==> flow/design.v <==
module	ARM_SingleCycle_DataPath
	#(parameter	BusWidth = 32)
	(input logic	i_CLK, i_RESET,
	input logic[1:0]				i_Reg_Src, i_Imm_Src,
	input logic						i_PC_Src, i_ALU_Src, 
	input logic						i_Mem_ToReg,
	input logic						i_Reg_Write,
	input logic[1:0]				i_ALU_Control,
	output logic[3:0]				o_ALU_Flags,
	input logic[23:0]				i_Instr,
	output logic[(BusWidth - 1):0]	o_PC, o_ALU_Result,
	output logic[(BusWidth - 1):0]	o_Write_Data,
	input logic[(BusWidth - 1):0]	i_Read_Data);
	logic[(BusWidth - 1):0]			s_PC_in;
	logic[(BusWidth - 1):0]			s_PC;
	logic[(BusWidth - 1):0]			s_PC_Plus4, s_PC_Plus8;
	logic[3:0]						s_Reg1_Address, s_Reg2_Address;
	logic[(BusWidth - 1):0]			s_Reg1_Data, s_Reg2_Data;
	logic[(BusWidth - 1):0]			s_ExtendedData;
	logic[6:0]						s_Shamt;
	logic[(BusWidth - 1):0]			s_Shifted_Data;
	logic[(BusWidth - 1):0]			s_ALU_Src2;
	logic[(BusWidth - 1):0]			s_ALU_Result;
	logic[(BusWidth - 1):0]			s_Result;
	ARM_Mux2				PC_Source
		(s_PC_Plus4, s_Result,
		i_PC_Src,
		s_PC_in);
	ARM_ProgramCounter		ProgramCounter
		(i_CLK, i_RESET,
		s_PC_in,
		s_PC);
	assign o_PC = s_PC;
	ARM_Adder				NextInstruction_Adder
		(s_PC,  32'd4,
		s_PC_Plus4);
	ARM_Adder				PC_Plus8_Adder
		( 32'd4, s_PC_Plus4,
		s_PC_Plus8);
	ARM_Mux2	Reg1_Source
		(i_Instr[19:16], 4'd15,
		i_Reg_Src[0],
		s_Reg1_Address[3:0]);
	ARM_Mux2	Reg2_Source
		(i_Instr[3:0], i_Instr[15:12],
		i_Reg_Src[1],
		s_Reg2_Address[3:0]);
	ARM_RegisterFile		RegisterFile
		(i_CLK, i_RESET,
		i_Reg_Write,
		s_Reg1_Address, s_Reg2_Address,
		 i_Instr[15:12],
		s_PC_Plus8,
		s_Result,
		s_Reg1_Data, s_Reg2_Data);
	ARM_ExtensionUnit		ExtensionUnit
		(i_Instr[23:0],
		i_Imm_Src,
		s_ExtendedData);
	ARM_Mux2				ALU_Src2_Mux
		(s_Reg2_Data, s_ExtendedData,
		i_ALU_Src,
		s_ALU_Src2);
	ARM_ALU					ALU
		(s_Reg1_Data, s_ALU_Src2,
		i_ALU_Control,
		s_ALU_Result,
		o_ALU_Flags);
	assign o_ALU_Result = s_ALU_Result;
	assign o_Write_Data = s_Reg2_Data;
	ARM_Mux2				Result_Source
		(s_ALU_Result, i_Read_Data,
		i_Mem_ToReg,
		s_Result);
endmodule
module	ARM_ProgramCounter
	#(parameter	AddressBusWidth	= 32)
	(input logic							i_CLK, i_RESET,
	input logic[(AddressBusWidth - 1):0]	i_Address,
	output logic[(AddressBusWidth - 1):0]	o_Address);
	always_ff	@(posedge i_CLK, posedge i_RESET)
	begin
		if (i_RESET)		o_Address <= 'd0;
		else				o_Address <= i_Address;
	end
endmodule
module	ARM_Adder
	#(parameter BusWidth = 32)
	(input logic[(BusWidth - 1):0]	i_Adder_Src1, i_Adder_Src2,
	output logic[(BusWidth - 1):0]	o_Adder_Result);
	assign o_Adder_Result = i_Adder_Src1 + i_Adder_Src2;
endmodule
module	ARM_RegisterFile
	#(parameter	BusWidth			= 32,
				RegisterFileSize	= 15)
	(input logic					i_CLK, i_RESET,
	input logic						i_Write_Enable,
	input logic[3:0]				i_Address_ToRead1, i_Address_ToRead2,
	input logic[3:0]				i_Address_ToWrite,
	input logic[(BusWidth - 1):0]	i_R15,
	input logic[(BusWidth - 1):0]	i_Write_Data,
	output logic[(BusWidth - 1):0]	o_Read_Data1, o_Read_Data2);
	int								i;
	logic[(BusWidth - 1):0]			RegisterFile[(RegisterFileSize - 1):0];
	always_ff	@(posedge i_CLK, posedge i_RESET)
	begin
		if (i_RESET)
		begin
			for (i = 0; i < 15; i = i + 1)		RegisterFile[i] <= 32'd0;
		end
		else if (i_Write_Enable)				RegisterFile[i_Address_ToWrite] <= i_Write_Data;
	end
	assign o_Read_Data1 = (i_Address_ToRead1 == 4'd15) ?	i_R15 : RegisterFile[i_Address_ToRead1];
	assign o_Read_Data2 = (i_Address_ToRead2 == 4'd15) ?	i_R15 : RegisterFile[i_Address_ToRead2];
endmodule
module	ARM_ExtensionUnit
	#(parameter	BusWidth			= 32,
				ExtendableDataWidth	= 24)
	(input logic[(ExtendableDataWidth - 1):0]	i_Data,
	input logic[1:0]							i_ExtensionControl,
	output logic[(BusWidth - 1):0]				o_Extension);
	typedef enum logic[1:0] {IMM_DATA_PROCESSING, IMM_MEM, IMM_BRANCH}	ExtensionType;
	always_comb
	begin
		case (i_ExtensionControl)
			IMM_DATA_PROCESSING:	o_Extension = {24'b0, i_Data[7:0]};
			IMM_MEM:				o_Extension = {20'b0, i_Data[11:0]};
			IMM_BRANCH:				o_Extension = {{6{i_Data[23]}}, i_Data[23:0], 2'b00};
			default:	o_Extension = 32'bx;
		endcase
	end
endmodule
module ARM_Shift
	#(parameter	BusWidth	= 32)
	(input logic[(BusWidth - 1):0]	i_Data,
	input logic[6:0]				i_Shamt,
	output logic[(BusWidth - 1):0]	o_Shifted_Data);
	int		l_Shamt;
	typedef enum logic[1:0]	{LSL, LSR, ASR, ROR}	t_ShiftType;
	logic[1:0]						s_ShiftType;
	assign s_ShiftType = i_Shamt[1:0];
	always_comb
	begin
		case (s_ShiftType)
			LSL:	o_Shifted_Data = (i_Data << i_Shamt[6:2]);
			LSR:	o_Shifted_Data = (i_Data >> i_Shamt[6:2]);
			ASR:	o_Shifted_Data = (i_Data >>> i_Shamt[6:2]);
			ROR:
			begin
				case(i_Shamt[6:2])
					4'd0:	o_Shifted_Data = i_Data;
					4'd1:
					begin
						o_Shifted_Data[((BusWidth - 1) - 1):0] = i_Data >> 1;
						o_Shifted_Data[(BusWidth - 1)] = i_Data[0];
					end
					4'd2:
					begin
						o_Shifted_Data[((BusWidth - 1) - 2):0] = i_Data >> 2;
						o_Shifted_Data[(BusWidth - 1):((BusWidth - 1) - 1)] = i_Data[1:0];
					end
					4'd3:
					begin
						o_Shifted_Data[((BusWidth - 1) - 3):0] = i_Data >> 3;
						o_Shifted_Data[(BusWidth - 1):((BusWidth - 1) - 2)] = i_Data[2:0];
					end
					4'd4:
					begin
						o_Shifted_Data[((BusWidth - 1) - 4):0] = i_Data >> 4;
						o_Shifted_Data[(BusWidth - 1):((BusWidth - 1) - 3)] = i_Data[3:0];
					end
					4'd5:
					begin
						o_Shifted_Data[((BusWidth - 1) - 5):0] = i_Data >> 5;
						o_Shifted_Data[(BusWidth - 1):((BusWidth - 1) - 4)] = i_Data[4:0];
					end
					4'd6:
					begin
						o_Shifted_Data[((BusWidth - 1) - 6):0] = i_Data >> 6;
						o_Shifted_Data[(BusWidth - 1):((BusWidth - 1) - 5)] = i_Data[5:0];
					end
					4'd7:
					begin
						o_Shifted_Data[((BusWidth - 1) - 7):0] = i_Data >> 7;
						o_Shifted_Data[(BusWidth - 1):((BusWidth - 1) - 6)] = i_Data[6:0];
					end
					4'd8:
					begin
						o_Shifted_Data[((BusWidth - 1) - 8):0] = i_Data >> 8;
						o_Shifted_Data[(BusWidth - 1):((BusWidth - 1) - 7)] = i_Data[7:0];
					end
					4'd9:
					begin
						o_Shifted_Data[((BusWidth - 1) - 9):0] = i_Data >> 9;
						o_Shifted_Data[(BusWidth - 1):((BusWidth - 1) - 8)] = i_Data[8:0];
					end
					4'd10:
					begin
						o_Shifted_Data[((BusWidth - 1) - 10):0] = i_Data >> 10;
						o_Shifted_Data[(BusWidth - 1):((BusWidth - 1) - 9)] = i_Data[9:0];
					end
					4'd11:
					begin
						o_Shifted_Data[((BusWidth - 1) - 11):0] = i_Data >> 11;
						o_Shifted_Data[(BusWidth - 1):((BusWidth - 1) - 10)] = i_Data[10:0];
					end
					4'd12:
					begin
						o_Shifted_Data[((BusWidth - 1) - 12):0] = i_Data >> 12;
						o_Shifted_Data[(BusWidth - 1):((BusWidth - 1) - 11)] = i_Data[11:0];
					end
					4'd13:
					begin
						o_Shifted_Data[((BusWidth - 1) - 13):0] = i_Data >> 13;
						o_Shifted_Data[(BusWidth - 1):((BusWidth - 1) - 12)] = i_Data[12:0];
					end
					4'd14:
					begin
						o_Shifted_Data[((BusWidth - 1) - 14):0] = i_Data >> 14;
						o_Shifted_Data[(BusWidth - 1):((BusWidth - 1) - 13)] = i_Data[13:0];
					end
					4'd15:
					begin
						o_Shifted_Data[((BusWidth - 1) - 15):0] = i_Data >> 15;
						o_Shifted_Data[(BusWidth - 1):((BusWidth - 1) - 14)] = i_Data[14:0];
					end
				endcase
			end
		endcase
	end
endmodule
module	ARM_ALU
	#(parameter	BusWidth	= 32)
	(input logic[(BusWidth - 1):0]	i_ALU_Src1, i_ALU_Src2,
	input logic[1:0]				i_ALU_Control,
	output logic[(BusWidth - 1):0]	o_ALU_Result,
	output logic[3:0]				o_ALU_Flags);
	logic[(BusWidth - 1):0]			s_ALU_Result;
	logic							s_Flag_Negative, s_Flag_Zero;
	logic							s_Flag_Carry, s_Flag_Overflow;
	logic[BusWidth:0]				s_Sum_Ext;
	logic							s_Sum_Carry;
	assign s_Sum_Ext = {1'b0, i_ALU_Src1} + {1'b0, i_ALU_Src2};
	assign s_Sum_Carry = s_Sum_Ext[BusWidth];
	typedef enum logic[1:0] {ADD, SUB, AND, ORR}	ALU_Operation;
	always_comb
	begin
		case (i_ALU_Control[1:0])
			ADD:	s_ALU_Result = i_ALU_Src1 + i_ALU_Src2;
			SUB:	s_ALU_Result = i_ALU_Src1 - i_ALU_Src2;
			AND:	s_ALU_Result = i_ALU_Src1 & i_ALU_Src2;
			ORR:	s_ALU_Result = i_ALU_Src1 | i_ALU_Src2;
			default:	s_ALU_Result = 32'b0;
		endcase
	end
	always_comb
	begin
		s_Flag_Negative = (s_ALU_Result[BusWidth - 1] == 1'b1) ?	1'b1 : 1'b0;
		s_Flag_Zero = (s_ALU_Result == 0) ?							1'b1 : 1'b0;
		case (i_ALU_Control[1:0])
			ADD:
			begin
				s_Flag_Carry = s_Sum_Carry;
				s_Flag_Overflow =	((~i_ALU_Src1[BusWidth - 1] & ~i_ALU_Src2[BusWidth - 1] & s_ALU_Result[BusWidth - 1]) |
									(i_ALU_Src1[BusWidth - 1] & i_ALU_Src2[BusWidth - 1] & ~s_ALU_Result[BusWidth - 1]));
			end
			SUB:
			begin
				s_Flag_Carry = (i_ALU_Src1 >= i_ALU_Src2) ?					1'b1 : 1'b0;
				s_Flag_Overflow =	((i_ALU_Src1[BusWidth - 1] & ~i_ALU_Src2[BusWidth - 1] & ~s_ALU_Result[BusWidth - 1]) |
									(~i_ALU_Src1[BusWidth - 1] & i_ALU_Src2[BusWidth - 1] & s_ALU_Result[BusWidth - 1]));
			end
			default:
			begin
				s_Flag_Carry = 1'bx;
				s_Flag_Overflow = 1'bx;
			end
		endcase
	end
	assign o_ALU_Result =	s_ALU_Result;
	assign o_ALU_Flags =	{s_Flag_Negative, s_Flag_Zero,
							s_Flag_Carry, s_Flag_Overflow};
endmodule
module ARM_Mux2
	#(parameter	BusWidth	= 32)
	(input logic[(BusWidth - 1):0]	i_Mux_Src0, i_Mux_Src1,
	input logic						i_Mux_Src_Select,
	output logic[(BusWidth - 1):0]	o_Mux_out);
	assign o_Mux_out = (i_Mux_Src_Select) ?	i_Mux_Src1 : i_Mux_Src0;
endmodule
module ARM_SyngleCycle_Controller
	(input logic		i_CLK, i_RESET,
	input logic[3:0]	i_ALU_Flags,
	output logic[1:0]	o_Reg_Src, o_Imm_Src,
	output logic		o_PC_Src, o_ALU_Src,
	output logic		o_Mem_ToReg,
	output logic		o_Reg_Write, o_Mem_Write,
	output logic[1:0]	o_ALU_Control,
	input logic[15:0]	i_Instr);
	logic[3:0]			s_Cond;
	logic[1:0]			s_Flag_Write;
	logic				s_PC_Src;
	logic				s_Reg_Write, s_Mem_Write;
	logic				s_No_Write;
	logic[1:0]			s_Op;
	logic[5:0]			s_Funct;
	logic[3:0]			s_Rd;
	assign s_Cond	= i_Instr[15:12];
	assign s_Op		= i_Instr[11:10];
	assign s_Funct	= i_Instr[9:4];
	assign s_Rd		= i_Instr[3:0];
	ARM_SyngleCycle_Decoder				Decoder
		(s_Op,
		s_Funct,
		s_Rd,
		s_Flag_Write,
		s_PC_Src,
		s_Reg_Write, s_Mem_Write,
		s_No_Write,
		o_Mem_ToReg,
		o_ALU_Src,
		o_Reg_Src, o_Imm_Src,
		o_ALU_Control);
	ARM_SyngleCycle_ConditionalLogic	ConditionalLogic
		(i_CLK, i_RESET,
		s_Cond,
		i_ALU_Flags,
		s_Flag_Write,
		s_PC_Src,
		s_Reg_Write, s_Mem_Write,
		s_No_Write,
		o_PC_Src,
		o_Reg_Write, o_Mem_Write);
endmodule
module	ARM_SyngleCycle_Decoder
	(input logic[1:0]	i_Op,
	input logic[5:0]	i_Funct,
	input logic[3:0]	i_Rd,
	output logic[1:0]	o_Flag_Write,
	output logic		o_PC_Src,
	output logic		o_Reg_Write, o_Mem_Write,
	output logic		o_No_Write,
	output logic		o_Mem_ToReg,
	output logic		o_ALU_Src,
	output logic[1:0]	o_Reg_Src, o_Imm_Src,
	output logic[1:0]	o_ALU_Control);
	logic				s_ALU_Operation;
	logic				s_Branch;
	ARM_SyngleCycle_ALU_Decoder		ALU_Decoder
		(i_Funct[4:0],
		s_ALU_Operation,
		o_ALU_Control, o_Flag_Write,
		o_No_Write);
	ARM_SyngleCycle_Main_Decoder	Main_Decoder
		(i_Op, {i_Funct[5], i_Funct[0]},
		o_Reg_Src, o_Imm_Src,
		o_ALU_Src,
		o_Reg_Write, o_Mem_Write,
		o_Mem_ToReg,
		s_ALU_Operation,
		s_Branch);
	ARM_SyngleCycle_PC_Logic		PC_Logic
		(i_Rd,
		s_Branch, o_Reg_Write,
		o_PC_Src);
endmodule
module	ARM_SyngleCycle_ALU_Decoder
	(input logic[4:0]	i_Funct,
	input logic			i_ALU_Operation,
	output logic[1:0]	o_ALU_Control, o_Flag_Write,
	output logic		o_No_Write);
	typedef enum logic[3:0]	{ADD = 4'b0100,
							SUB = 4'b0010,
							AND = 4'b0000,
							ORR = 4'b1100,
							CMP = 4'b1010}	InstructionType;
	always_comb
	begin
		if (i_ALU_Operation)
		begin
			o_ALU_Control		= 2'bxx;
			o_No_Write			= 1'bx;
			o_Flag_Write		= 2'b00;
			case (i_Funct[4:1])
				ADD:
				begin
					o_ALU_Control		= 2'b00;
					o_No_Write			= 1'b0;
					if (i_Funct[0])		o_Flag_Write	= 2'b11;
				end
				SUB:
				begin
					o_ALU_Control		= 2'b01;
					o_No_Write			= 1'b0;
					if (i_Funct[0])		o_Flag_Write	= 2'b11;
				end
				AND:
				begin
					o_ALU_Control		= 2'b10;
					o_No_Write			= 1'b0;
					if (i_Funct[0])		o_Flag_Write	= 2'b10;
				end
				ORR:
				begin
					o_ALU_Control		= 2'b11;
					o_No_Write			= 1'b0;
					if (i_Funct[0])		o_Flag_Write	= 2'b10;
				end
				CMP:
				begin
					o_ALU_Control		= 2'b01;
					o_No_Write			= 1'b1;
					if (i_Funct[0])		o_Flag_Write	= 2'b11;
				end
				default:
				begin
					o_ALU_Control		= 2'bxx;
					o_No_Write			= 1'bx;
					o_Flag_Write		= 2'bxx;
				end
			endcase
		end
		else
		begin
			o_ALU_Control	= 2'b0;
			o_Flag_Write	= 2'b0;
			o_No_Write		= 1'b0;
		end
	end
endmodule
module	ARM_SyngleCycle_Main_Decoder
	(input logic[1:0]	i_Op, i_Funct,
	output logic[1:0]	o_Reg_Src, o_Imm_Src,
	output logic		o_ALU_Src,
	output logic		o_Reg_Write, o_Mem_Write,
	output logic		o_Mem_ToReg,
	output logic		o_ALU_Operation,
	output logic		o_Branch);
	typedef enum logic[1:0] {DATA_PROCESSING,
							MEM_CONTROL,
							BRANCH}	InstructionType;
	always_comb
	begin
		case (i_Op)
			DATA_PROCESSING:
			begin
				if (i_Funct[1])
				begin
					o_Branch		= 1'b0;
					o_Mem_ToReg		= 1'b0;
					o_Mem_Write		= 1'b0;
					o_ALU_Src		= 1'b1;
					o_Imm_Src		= 2'b00;
					o_Reg_Write		= 1'b1;
					o_Reg_Src		= 2'bx0;
					o_ALU_Operation	= 1'b1;
				end
				else
				begin
					o_Branch		= 1'b0;
					o_Mem_ToReg		= 1'b0;
					o_Mem_Write		= 1'b0;
					o_ALU_Src		= 1'b0;
					o_Imm_Src		= 2'bxx;
					o_Reg_Write		= 1'b1;
					o_Reg_Src		= 2'b00;
					o_ALU_Operation	= 1'b1;
				end
			end
			MEM_CONTROL:
			begin
				if (i_Funct[0])
				begin
					o_Branch		= 1'b0;
					o_Mem_ToReg		= 1'b1;
					o_Mem_Write		= 1'b0;
					o_ALU_Src		= 1'b1;
					o_Imm_Src		= 2'b01;
					o_Reg_Write		= 1'b1;
					o_Reg_Src		= 2'bx0;
					o_ALU_Operation	= 1'b0;
				end
				else
				begin
					o_Branch		= 1'b0;
					o_Mem_ToReg		= 1'bx;
					o_Mem_Write		= 1'b1;
					o_ALU_Src		= 1'b1;
					o_Imm_Src		= 2'b01;
					o_Reg_Write		= 1'b0;
					o_Reg_Src		= 2'b10;
					o_ALU_Operation	= 1'b0;
				end
			end
			BRANCH:
			begin
				o_Branch		= 1'b1;
				o_Mem_ToReg		= 1'b0;
				o_Mem_Write		= 1'b0;
				o_ALU_Src		= 1'b1;
				o_Imm_Src		= 2'b10;
				o_Reg_Write		= 1'b0;
				o_Reg_Src		= 2'bx1;
				o_ALU_Operation	= 1'b0;
			end
			default:
			begin
				o_Branch		= 1'bx;
				o_Mem_ToReg		= 1'bx;
				o_Mem_Write		= 1'bx;
				o_ALU_Src		= 1'bx;
				o_Imm_Src		= 2'bxx;
				o_Reg_Write		= 1'bx;
				o_Reg_Src		= 2'bxx;
				o_ALU_Operation	= 1'bx;
			end
		endcase
	end
endmodule
module	ARM_SyngleCycle_PC_Logic
	(input logic[3:0]	i_Rd,
	input logic			i_Branch, i_Reg_Write,
	output logic		o_PC_Src);
	assign o_PC_Src = (((i_Rd == 4'd15) & i_Reg_Write) | i_Branch) ?	1'b1 : 1'b0;
endmodule
module	ARM_SyngleCycle_ConditionalLogic
	(input logic		i_CLK, i_RESET,
	input logic[3:0]	i_Cond,
	input logic[3:0]	i_ALU_Flags,
	input logic[1:0]	i_Flag_Write,
	input logic			i_PC_Src,
	input logic			i_Reg_Write, i_Mem_Write,
	input logic			i_No_Write,
	output logic		o_PC_Src,
	output logic		o_Reg_Write, o_Mem_Write);
	logic[1:0]			s_Flags_NZ, s_Flags_CV;
	logic				s_Cond_Executed;
	logic[1:0]			s_Flag_Write;
	assign s_Flag_Write = (s_Cond_Executed) ?	i_Flag_Write : 2'b00;
	always_ff	@(posedge i_CLK, posedge i_RESET)
	begin
		if (i_RESET)
		begin
			s_Flags_NZ <= 2'b00;
			s_Flags_CV <= 2'b00;
		end
		else
		begin
			if (s_Flag_Write[1])	s_Flags_NZ <= i_ALU_Flags[3:2];
			if (s_Flag_Write[0])	s_Flags_CV <= i_ALU_Flags[1:0];
		end
	end
	ARM_SyngleCycle_ConditionCheck	ConditionCheck
		(i_Cond,
		s_Flags_NZ,
		s_Flags_CV,
		s_Cond_Executed);
	always_comb
	begin
		if (s_Cond_Executed)
		begin
			o_PC_Src = i_PC_Src;
			o_Mem_Write = i_Mem_Write;
			if (~i_No_Write)	o_Reg_Write = i_Reg_Write;
			else					o_Reg_Write = 1'b0;
		end
		else
		begin
			o_PC_Src = 1'b0;
			o_Mem_Write = 1'b0;
			o_Reg_Write = 1'b0;
		end
	end
endmodule
module	ARM_SyngleCycle_ConditionCheck
	(input logic[3:0]	i_Cond,
	input logic[1:0]	i_Flags_NZ,
	input logic[1:0]	i_Flags_CV,
	output logic		o_Cond_Executed);
	typedef enum logic[3:0]	{EQ, NE, CS, LO,
							MI, PL, VS, VC,
							HI,	LS, GE, LT,
							GT, LE, AL}	ConditionTyoe;
	always_comb
	begin
		case (i_Cond)
			EQ:	if (i_Flags_NZ[0])		o_Cond_Executed = 1'b1;
				else					o_Cond_Executed = 1'b0;
			NE:	if (i_Flags_NZ[0] == 0)	o_Cond_Executed = 1'b1;
				else					o_Cond_Executed = 1'b0;
			CS:	if (i_Flags_CV[1])		o_Cond_Executed = 1'b1;
				else					o_Cond_Executed = 1'b0;
			LO:	if (i_Flags_CV[1] == 0)	o_Cond_Executed = 1'b1;
				else					o_Cond_Executed = 1'b0;
			MI:	if (i_Flags_NZ[1])		o_Cond_Executed = 1'b1;
				else					o_Cond_Executed = 1'b0;
			PL:	if (i_Flags_NZ[1] == 0)	o_Cond_Executed = 1'b1;
				else					o_Cond_Executed = 1'b0;
			VS:	if (i_Flags_CV[0])		o_Cond_Executed = 1'b1;
				else					o_Cond_Executed = 1'b0;
			VC:	if (i_Flags_CV[0] == 0)	o_Cond_Executed = 1'b1;
				else					o_Cond_Executed = 1'b0;
			HI:	if ((i_Flags_NZ[0] == 0) & (i_Flags_CV[1]))	o_Cond_Executed = 1'b1;
				else										o_Cond_Executed = 1'b0;
			LS:	if ((i_Flags_NZ[0]) | (i_Flags_CV[1] == 0))	o_Cond_Executed = 1'b1;
				else										o_Cond_Executed = 1'b0;
			GE:	if (~((i_Flags_NZ[1]) ^ (i_Flags_CV[0])))	o_Cond_Executed = 1'b1;
				else										o_Cond_Executed = 1'b0;
			LT:	if (((i_Flags_NZ[1]) ^ (i_Flags_CV[0])))	o_Cond_Executed = 1'b1;
				else										o_Cond_Executed = 1'b0;
			GT:	if ((~i_Flags_NZ[0]) & (~((i_Flags_NZ[1]) ^ (i_Flags_CV[0]))))	o_Cond_Executed = 1'b1;
				else															o_Cond_Executed = 1'b0;
			LE:	if ((i_Flags_NZ[0]) | (((i_Flags_NZ[1]) ^ (i_Flags_CV[0]))))	o_Cond_Executed = 1'b1;
				else															o_Cond_Executed = 1'b0;
			AL:	o_Cond_Executed = 1'b1;
			default:	o_Cond_Executed = 1'bx;
		endcase
	end
endmodule
module ARM_SingleCycle_CPU
	#(parameter	BusWidth	= 32)
	(input logic		i_CLK, i_RESET,
	input logic[(BusWidth - 1):0]	i_Instr,
	output logic[(BusWidth - 1):0]	o_PC,
	output logic[(BusWidth - 1):0]	o_Data_Address,
	output logic					o_Mem_Write,
	output logic[(BusWidth - 1):0]	o_Write_Data,
	input logic[(BusWidth - 1):0]	i_Read_Data);
	logic[3:0]			s_ALU_Flags;
	logic[1:0]			s_Reg_Src, s_Imm_Src;
	logic				s_PC_Src, s_ALU_Src;
	logic[1:0]			s_ALU_Control;
	logic				s_Mem_ToReg;
	logic				s_Reg_Write; 
	ARM_SingleCycle_DataPath	Datapath
		(i_CLK, i_RESET,
		s_Reg_Src, s_Imm_Src,
		s_PC_Src, s_ALU_Src,
		s_Mem_ToReg,
		s_Reg_Write,
		s_ALU_Control,
		s_ALU_Flags,
		i_Instr[23:0],
		o_PC, o_Data_Address,
		o_Write_Data,
		i_Read_Data);
	ARM_SyngleCycle_Controller	Controller
		(i_CLK, i_RESET,
		s_ALU_Flags,
		s_Reg_Src, s_Imm_Src,
		s_PC_Src, s_ALU_Src,
		s_Mem_ToReg,
		s_Reg_Write, o_Mem_Write,
		s_ALU_Control,
		{i_Instr[31:20], i_Instr[15:12]});
endmodule
# Tool chain data of ARM_SingleCycle_CPU
# The steps from the RTL of ARM_SingleCycle_CPU to its reports follow in flow order.
# Line numbers count from 1 in the design file above.
# A cell with n/a has no value.
[inputs]
top_module = "ARM_SingleCycle_CPU"
clock = "i_CLK"
lib = "sky130hd"
corner = "tt_025C_1v80"

# Word-level counts
# Counts by Yosys on the flattened word-level netlist (proc, flatten, opt, wreduce). Print and check cells are left out.
[classes]
n_logic = 25
cmp = 1
eq_ne = 70
n_mux = 60
addsub = 5
reduce_logical = 31
[op_table]
columns = ["operator", "count"]
rows = [
  ["case mux 32 bit (select 15 bit)", 2],
  ["two-way mux 32 bit", 5],
  ["== test 4 bit (second input constant)", 33],
  ["case mux 32 bit (select 4 bit)", 1],
  ["case mux 32 bit (select 3 bit)", 1],
  ["== test 4 x 3 -> 1 bit (second input constant)", 17],
  ["== test 4 x 2 -> 1 bit (second input constant)", 9],
  ["adder 32 x 32 -> 33 bit", 1],
  ["adder 3 x 32 -> 32 bit (first input constant)", 1],
  ["adder 32 x 3 -> 32 bit (second input constant)", 1],
  ["adder 32 bit", 1],
  ["subtractor 32 bit", 1],
  [">= comparator 32 bit", 1],
  ["AND 32 bit", 1],
  ["bitwise OR 32 bit", 1],
  ["logical NOT 32 bit", 1],
  ["AND reduction 2 bit", 15],
  ["two-way mux 1 bit", 27],
  ["logical NOT 4 bit", 5],
  ["== test 4 x 1 -> 1 bit (second input constant)", 4],
  ["case mux 1 bit (select 2 bit)", 8],
  ["two-way mux 2 bit", 8],
  ["case mux 1 bit (select 15 bit)", 1],
  ["case mux 2 bit (select 3 bit)", 2],
  ["AND 1 bit", 11],
  ["OR reduction 2 bit", 5],
  ["== test 2 bit (second input constant)", 4],
  ["case mux 2 bit (select 4 bit)", 1],
]
# Other operator kinds: 10; their cells: 24.
[word_totals]
ff_bits = 516
output_inout_bits = 97

# Logic depth
# Depth = most cells in a row (Yosys ltp): at word level without a register or memory, in the mapped netlist without a sequential cell, where the memories' decode and read muxes count.
[logic_depth]
depth_word = 13
ABC_AREA = 1
depth_mapped = 38
ltp_nobuf = 37

# Synthesis result
# Source: synth_stat.txt of the flow (Yosys; design flattened, memories mapped). It holds for the ABC_AREA given above (unset counts as 0); a run with the other value may have another netlist.
# Totals and module areas in this step are rounded.
[types]
columns = ["type", "count", "type_area_um2"]
rows = [
  ["sky130_fd_sc_hd__dfrtp_1", 516, 1.29E+04],
  ["sky130_fd_sc_hd__nand2_1", 1687, 6.33E+03],
  ["sky130_fd_sc_hd__o21ai_0", 587, 2.94E+03],
  ["sky130_fd_sc_hd__inv_1", 746, 2.8E+03],
  ["sky130_fd_sc_hd__nand3_1", 315, 1.58E+03],
  ["sky130_fd_sc_hd__ha_1", 107, 1.34E+03],
  ["sky130_fd_sc_hd__o22ai_1", 201, 1.26E+03],
  ["sky130_fd_sc_hd__nor2_1", 311, 1167.37],
  ["sky130_fd_sc_hd__a21oi_1", 124, 620.595],
  ["sky130_fd_sc_hd__clkbuf_1", 154, 578.054],
  ["sky130_fd_sc_hd__nand4_1", 89, 556.784],
  ["sky130_fd_sc_hd__buf_2", 81, 405.389],
  ["sky130_fd_sc_hd__a221oi_1", 46, 402.886],
  ["sky130_fd_sc_hd__o21ai_1", 69, 345.331],
  ["sky130_fd_sc_hd__nor3_1", 62, 310.298],
  ["sky130_fd_sc_hd__o2111ai_1", 28, 245.235],
  ["sky130_fd_sc_hd__xor2_1", 16, 140.134],
  ["sky130_fd_sc_hd__nand2_2", 21, 131.376],
]
# Not listed: further types 40, cells in them 242.
[synth_totals]
cells = 5402
flip_flops = 516
area_um2 = 35800
seqArea_um2 = 12900

# Worst setup path after synthesis
# Source: OpenSTA report_checks on the synthesized netlist (no wires, ideal clock, input and output delay 20% of the period each), path of least setup slack; recovery checks are left aside. Register names are those of the netlist, which keeps one name where synthesis merged equal registers.
[synth_timing]
path_type = "input port to output port"
from = "input port i_Instr[27]"
to = "output port o_Data_Address[31]"
clock_period_ns = 14.0
path_slack_ns = 4.766
launch_ns = 2.800
stages = 28
path_delay_ns = 3.634
arrival_ns = 6.434
in_delay_ns = 2.800
out_delay_ns = 2.800
period_less_setup_slack_ns = 9.234
# "path_delay_ns" = arrival - input delay + setup time.
# A path that ends at an output port has no setup time.
# "stages" counts driving pins, that of a launching flip-flop among them; a cell with two outputs on the path counts twice.
# "period_less_setup_slack_ns" = period - worst setup slack (recovery checks aside). The figure is calculated, with input and output delays left at 20% of the set period.
# The rows between start and end are the longest chain of elaborated cells between them; the timing report does not say that the signal goes this way. Where chains are equally long, one stands for them.
# Each line given opens the expression or statement behind the cell; cells for indexed reads and writes are added by Yosys, which also makes memories of some case tables.
[synth_via]
path_cell_list = "sky130_fd_sc_hd__inv_1 -> sky130_fd_sc_hd__ha_1 -> sky130_fd_sc_hd__buf_4 -> sky130_fd_sc_hd__o21ai_0 -> sky130_fd_sc_hd__nor2_1 -> sky130_fd_sc_hd__nand2_1 -> sky130_fd_sc_hd__buf_2 -> sky130_fd_sc_hd__buf_2 -> sky130_fd_sc_hd__o22ai_1 -> sky130_fd_sc_hd__nor3_1 -> sky130_fd_sc_hd__nand3_1 -> sky130_fd_sc_hd__nand2_1 -> sky130_fd_sc_hd__nand2_1 -> sky130_fd_sc_hd__o21bai_1 -> sky130_fd_sc_hd__ha_1 -> sky130_fd_sc_hd__nor2_1 -> sky130_fd_sc_hd__nand2_1 -> sky130_fd_sc_hd__nand2_1 -> sky130_fd_sc_hd__nand2_1 -> sky130_fd_sc_hd__nand2_1 -> sky130_fd_sc_hd__nand2_1 -> sky130_fd_sc_hd__nand2_1 -> sky130_fd_sc_hd__nand2_1 -> sky130_fd_sc_hd__nand3_1 -> sky130_fd_sc_hd__a21oi_1 -> sky130_fd_sc_hd__nor2_1 -> sky130_fd_sc_hd__inv_1 -> sky130_fd_sc_hd__buf_4"
elab_chain_len = 9
cone_cells = 61
cone_classes = "add/sub (2); eq/ne (37); mux (14); logic (2); reduce/logical (6)"
[synth_rtl]
columns = ["item", "line", "text"]
rows = [
  ["from (decl)", 623, "input logic[(BusWidth - 1):0] i_Instr,"],
  ["== test 2 bit", 444, "case (i_Op)"],
  ["case mux 2 bit (select 3 bit)", 444, ""],
  ["two-way mux 4 bit", 289, "assign o_Mux_out = (i_Mux_Src_Select) ? i_Mux_Src1 : i_Mux_Src0;"],
  ["== test 4 bit", 114, "assign o_Read_Data2 = (i_Address_ToRead2 == 4'd15) ? i_R15 : RegisterFile[i_Address_ToRead2];"],
  ["case mux 32 bit (select 15 bit)", 114, ""],
  ["two-way mux 32 bit", 114, ""],
  ["two-way mux 32 bit", 289, ""],
  ["subtractor 32 bit", 250, "SUB: s_ALU_Result = i_ALU_Src1 - i_ALU_Src2;"],
  ["case mux 32 bit (select 4 bit)", 248, "case (i_ALU_Control[1:0])"],
  ["to (decl)", 625, "output logic[(BusWidth - 1):0] o_Data_Address,"],
]

# Timing after layout
# Path of least setup slack in the final report of run 1 (OpenROAD, finished layout, wires in). Where an end is a register, its clock arrival counts in the times.
[layout_timing]
path_type = "input port to output port"
from = "input port i_Instr[26]"
to = "output port o_Data_Address[19]"
stages = 25
in_delay_ns = 3.28
out_delay_ns = 3.28
arrival_ns = 11.11
launch_ns = 3.28
path_slack_ns = 2.01
clock_period_ns = 16.4
# The rows between start and end are the longest chain of elaborated cells between them; the timing report does not say that the signal goes this way. Where chains are equally long, one stands for them.
[layout_via]
path_cell_list = "sky130_fd_sc_hd__clkdlybuf4s50_1 -> sky130_fd_sc_hd__inv_1 -> sky130_fd_sc_hd__ha_1 -> sky130_fd_sc_hd__nor2_1 -> sky130_fd_sc_hd__nand2_1 -> sky130_fd_sc_hd__inv_1 -> sky130_fd_sc_hd__nand2_1 -> sky130_fd_sc_hd__buf_4 -> sky130_fd_sc_hd__o21ai_0 -> sky130_fd_sc_hd__nor4_1 -> sky130_fd_sc_hd__nand3_1 -> sky130_fd_sc_hd__o21ai_0 -> sky130_fd_sc_hd__nand2_1 -> sky130_fd_sc_hd__o21ai_0 -> sky130_fd_sc_hd__inv_1 -> sky130_fd_sc_hd__ha_1 -> sky130_fd_sc_hd__nand2_1 -> sky130_fd_sc_hd__nor2_1 -> sky130_fd_sc_hd__inv_1 -> sky130_fd_sc_hd__nor2_1 -> sky130_fd_sc_hd__nand3_1 -> sky130_fd_sc_hd__nand4_1 -> sky130_fd_sc_hd__nand3_1 -> sky130_fd_sc_hd__nand3_1 -> sky130_fd_sc_hd__clkdlybuf4s50_1"
elab_chain_len = 9
cone_cells = 61
cone_classes = "add/sub (2); eq/ne (37); mux (14); logic (2); reduce/logical (6)"
[layout_rtl]
columns = ["item", "line", "text"]
rows = [
  ["from (decl)", 623, "input logic[(BusWidth - 1):0] i_Instr,"],
  ["== test 2 bit", 444, "case (i_Op)"],
  ["case mux 2 bit (select 3 bit)", 444, ""],
  ["two-way mux 4 bit", 289, "assign o_Mux_out = (i_Mux_Src_Select) ? i_Mux_Src1 : i_Mux_Src0;"],
  ["== test 4 bit", 114, "assign o_Read_Data2 = (i_Address_ToRead2 == 4'd15) ? i_R15 : RegisterFile[i_Address_ToRead2];"],
  ["case mux 32 bit (select 15 bit)", 114, ""],
  ["two-way mux 32 bit", 114, ""],
  ["two-way mux 32 bit", 289, ""],
  ["subtractor 32 bit", 250, "SUB: s_ALU_Result = i_ALU_Src1 - i_ALU_Src2;"],
  ["case mux 32 bit (select 4 bit)", 248, "case (i_ALU_Control[1:0])"],
  ["to (decl)", 625, "output logic[(BusWidth - 1):0] o_Data_Address,"],
]

Ticket comment

Stored flow runs of ARM_SingleCycle_CPU (2 of them; Yosys, OpenROAD, sky130hd). They differ in their settings and are not a sequence. Constraints: input delay and output delay 20% of the set period each, output load 0.01 pF.
"period_less_ws_ns" = clock period - worst setup slack. The figure is calculated, with input and output delays left at 20% of the set period.
"worst_path_ns" means the part of the period allowed to the worst setup path (the constraints hold back 20% at inputs and 20% at outputs) less its slack; where the path has registers, the arrival times of their clocks count too.
"total_power_w" is the tool's figure for a default switching activity; nothing was simulated.
The measured numbers are rounded.

# run 1
==> flow/run.sh <==
#!/bin/bash
# the make line also repeats the synthesis and layout settings of config.mk as NAME=value (left out here)
make -C /OpenROAD-flow-scripts/flow DESIGN_CONFIG=/design/flow/config.mk WORK_HOME=/design/flow/orfs CLKGATE_MAP_FILE= finish
==> flow/config.mk <==
export PLATFORM = sky130hd
export DESIGN_NAME = ARM_SingleCycle_CPU
export DESIGN_NICKNAME = ARM_SingleCycle_CPU
export VERILOG_FILES = /design/flow/design.v
export SDC_FILE = /design/flow/constraint.sdc
export NUM_CORES = 4
export LEC_CHECK = 0
export ABC_AREA = 1
export CAP_MARGIN = 20
export CELL_PAD_IN_SITES_DETAIL_PLACEMENT = 1
export CORE_ASPECT_RATIO = 0.59
export CORE_MARGIN = 6
export CORE_UTILIZATION = 28
export CTS_CLUSTER_SIZE = 90
export GPL_ROUTABILITY_DRIVEN = 0
export PLACE_DENSITY_LB_ADDON = 0.19
export SETUP_SLACK_MARGIN = -1.53
export SLEW_MARGIN = 20
==> flow/constraint.sdc <==
create_clock -name core_clock -period 16.4 [get_ports {i_CLK}]
set_input_delay 3.2800 -clock core_clock [delete_from_list [all_inputs] [get_ports {i_CLK}]]
set_output_delay 3.2800 -clock core_clock [all_outputs]
set_load 0.01 [all_outputs]

==> run 1: results <==
total_power_w=0.00731
worst_path_ns=7.83
worst_setup_path_type="input port to output port"
ys_area_um2=35800
final_setup_ws_ns=2.01
stdcell_area_um2=41000
total_die_area_um2=137000
period_less_ws_ns=14.391
fin_tns_ns=0.000
final_util_frac=0.324
worst_hold_slack_ns=0.487

# run 2
==> flow/run.sh <==
#!/bin/bash
# the make line also repeats the synthesis and layout settings of config.mk as NAME=value (left out here)
make -C /OpenROAD-flow-scripts/flow DESIGN_CONFIG=/design/flow/config.mk WORK_HOME=/design/flow/orfs CLKGATE_MAP_FILE= finish
==> flow/config.mk <==
export PLATFORM = sky130hd
export DESIGN_NAME = ARM_SingleCycle_CPU
export DESIGN_NICKNAME = ARM_SingleCycle_CPU
export VERILOG_FILES = /design/flow/design.v
export SDC_FILE = /design/flow/constraint.sdc
export NUM_CORES = 4
export LEC_CHECK = 0
export ABC_AREA = 0
export CAP_MARGIN = 20
export CELL_PAD_IN_SITES_DETAIL_PLACEMENT = 0
export CORE_ASPECT_RATIO = 0.95
export CORE_MARGIN = 7
export CORE_UTILIZATION = 28
export CTS_CLUSTER_SIZE = 70
export GPL_ROUTABILITY_DRIVEN = 0
export HOLD_SLACK_MARGIN = 0.1
export MAX_ROUTING_LAYER = met4
export SETUP_SLACK_MARGIN = -1.53
export SLEW_MARGIN = 20
==> flow/constraint.sdc <==
create_clock -name core_clock -period 16.4 [get_ports {i_CLK}]
set_input_delay 3.2800 -clock core_clock [delete_from_list [all_inputs] [get_ports {i_CLK}]]
set_output_delay 3.2800 -clock core_clock [all_outputs]
set_load 0.01 [all_outputs]

==> run 2: results <==
total_power_w=0.00596
worst_path_ns=8.15
worst_setup_path_type="input port to output port"
ys_area_um2=32100
final_setup_ws_ns=1.69
stdcell_area_um2=37300
total_die_area_um2=124000
period_less_ws_ns=14.713
fin_tns_ns=0.000
final_util_frac=0.33
worst_hold_slack_ns=0.509
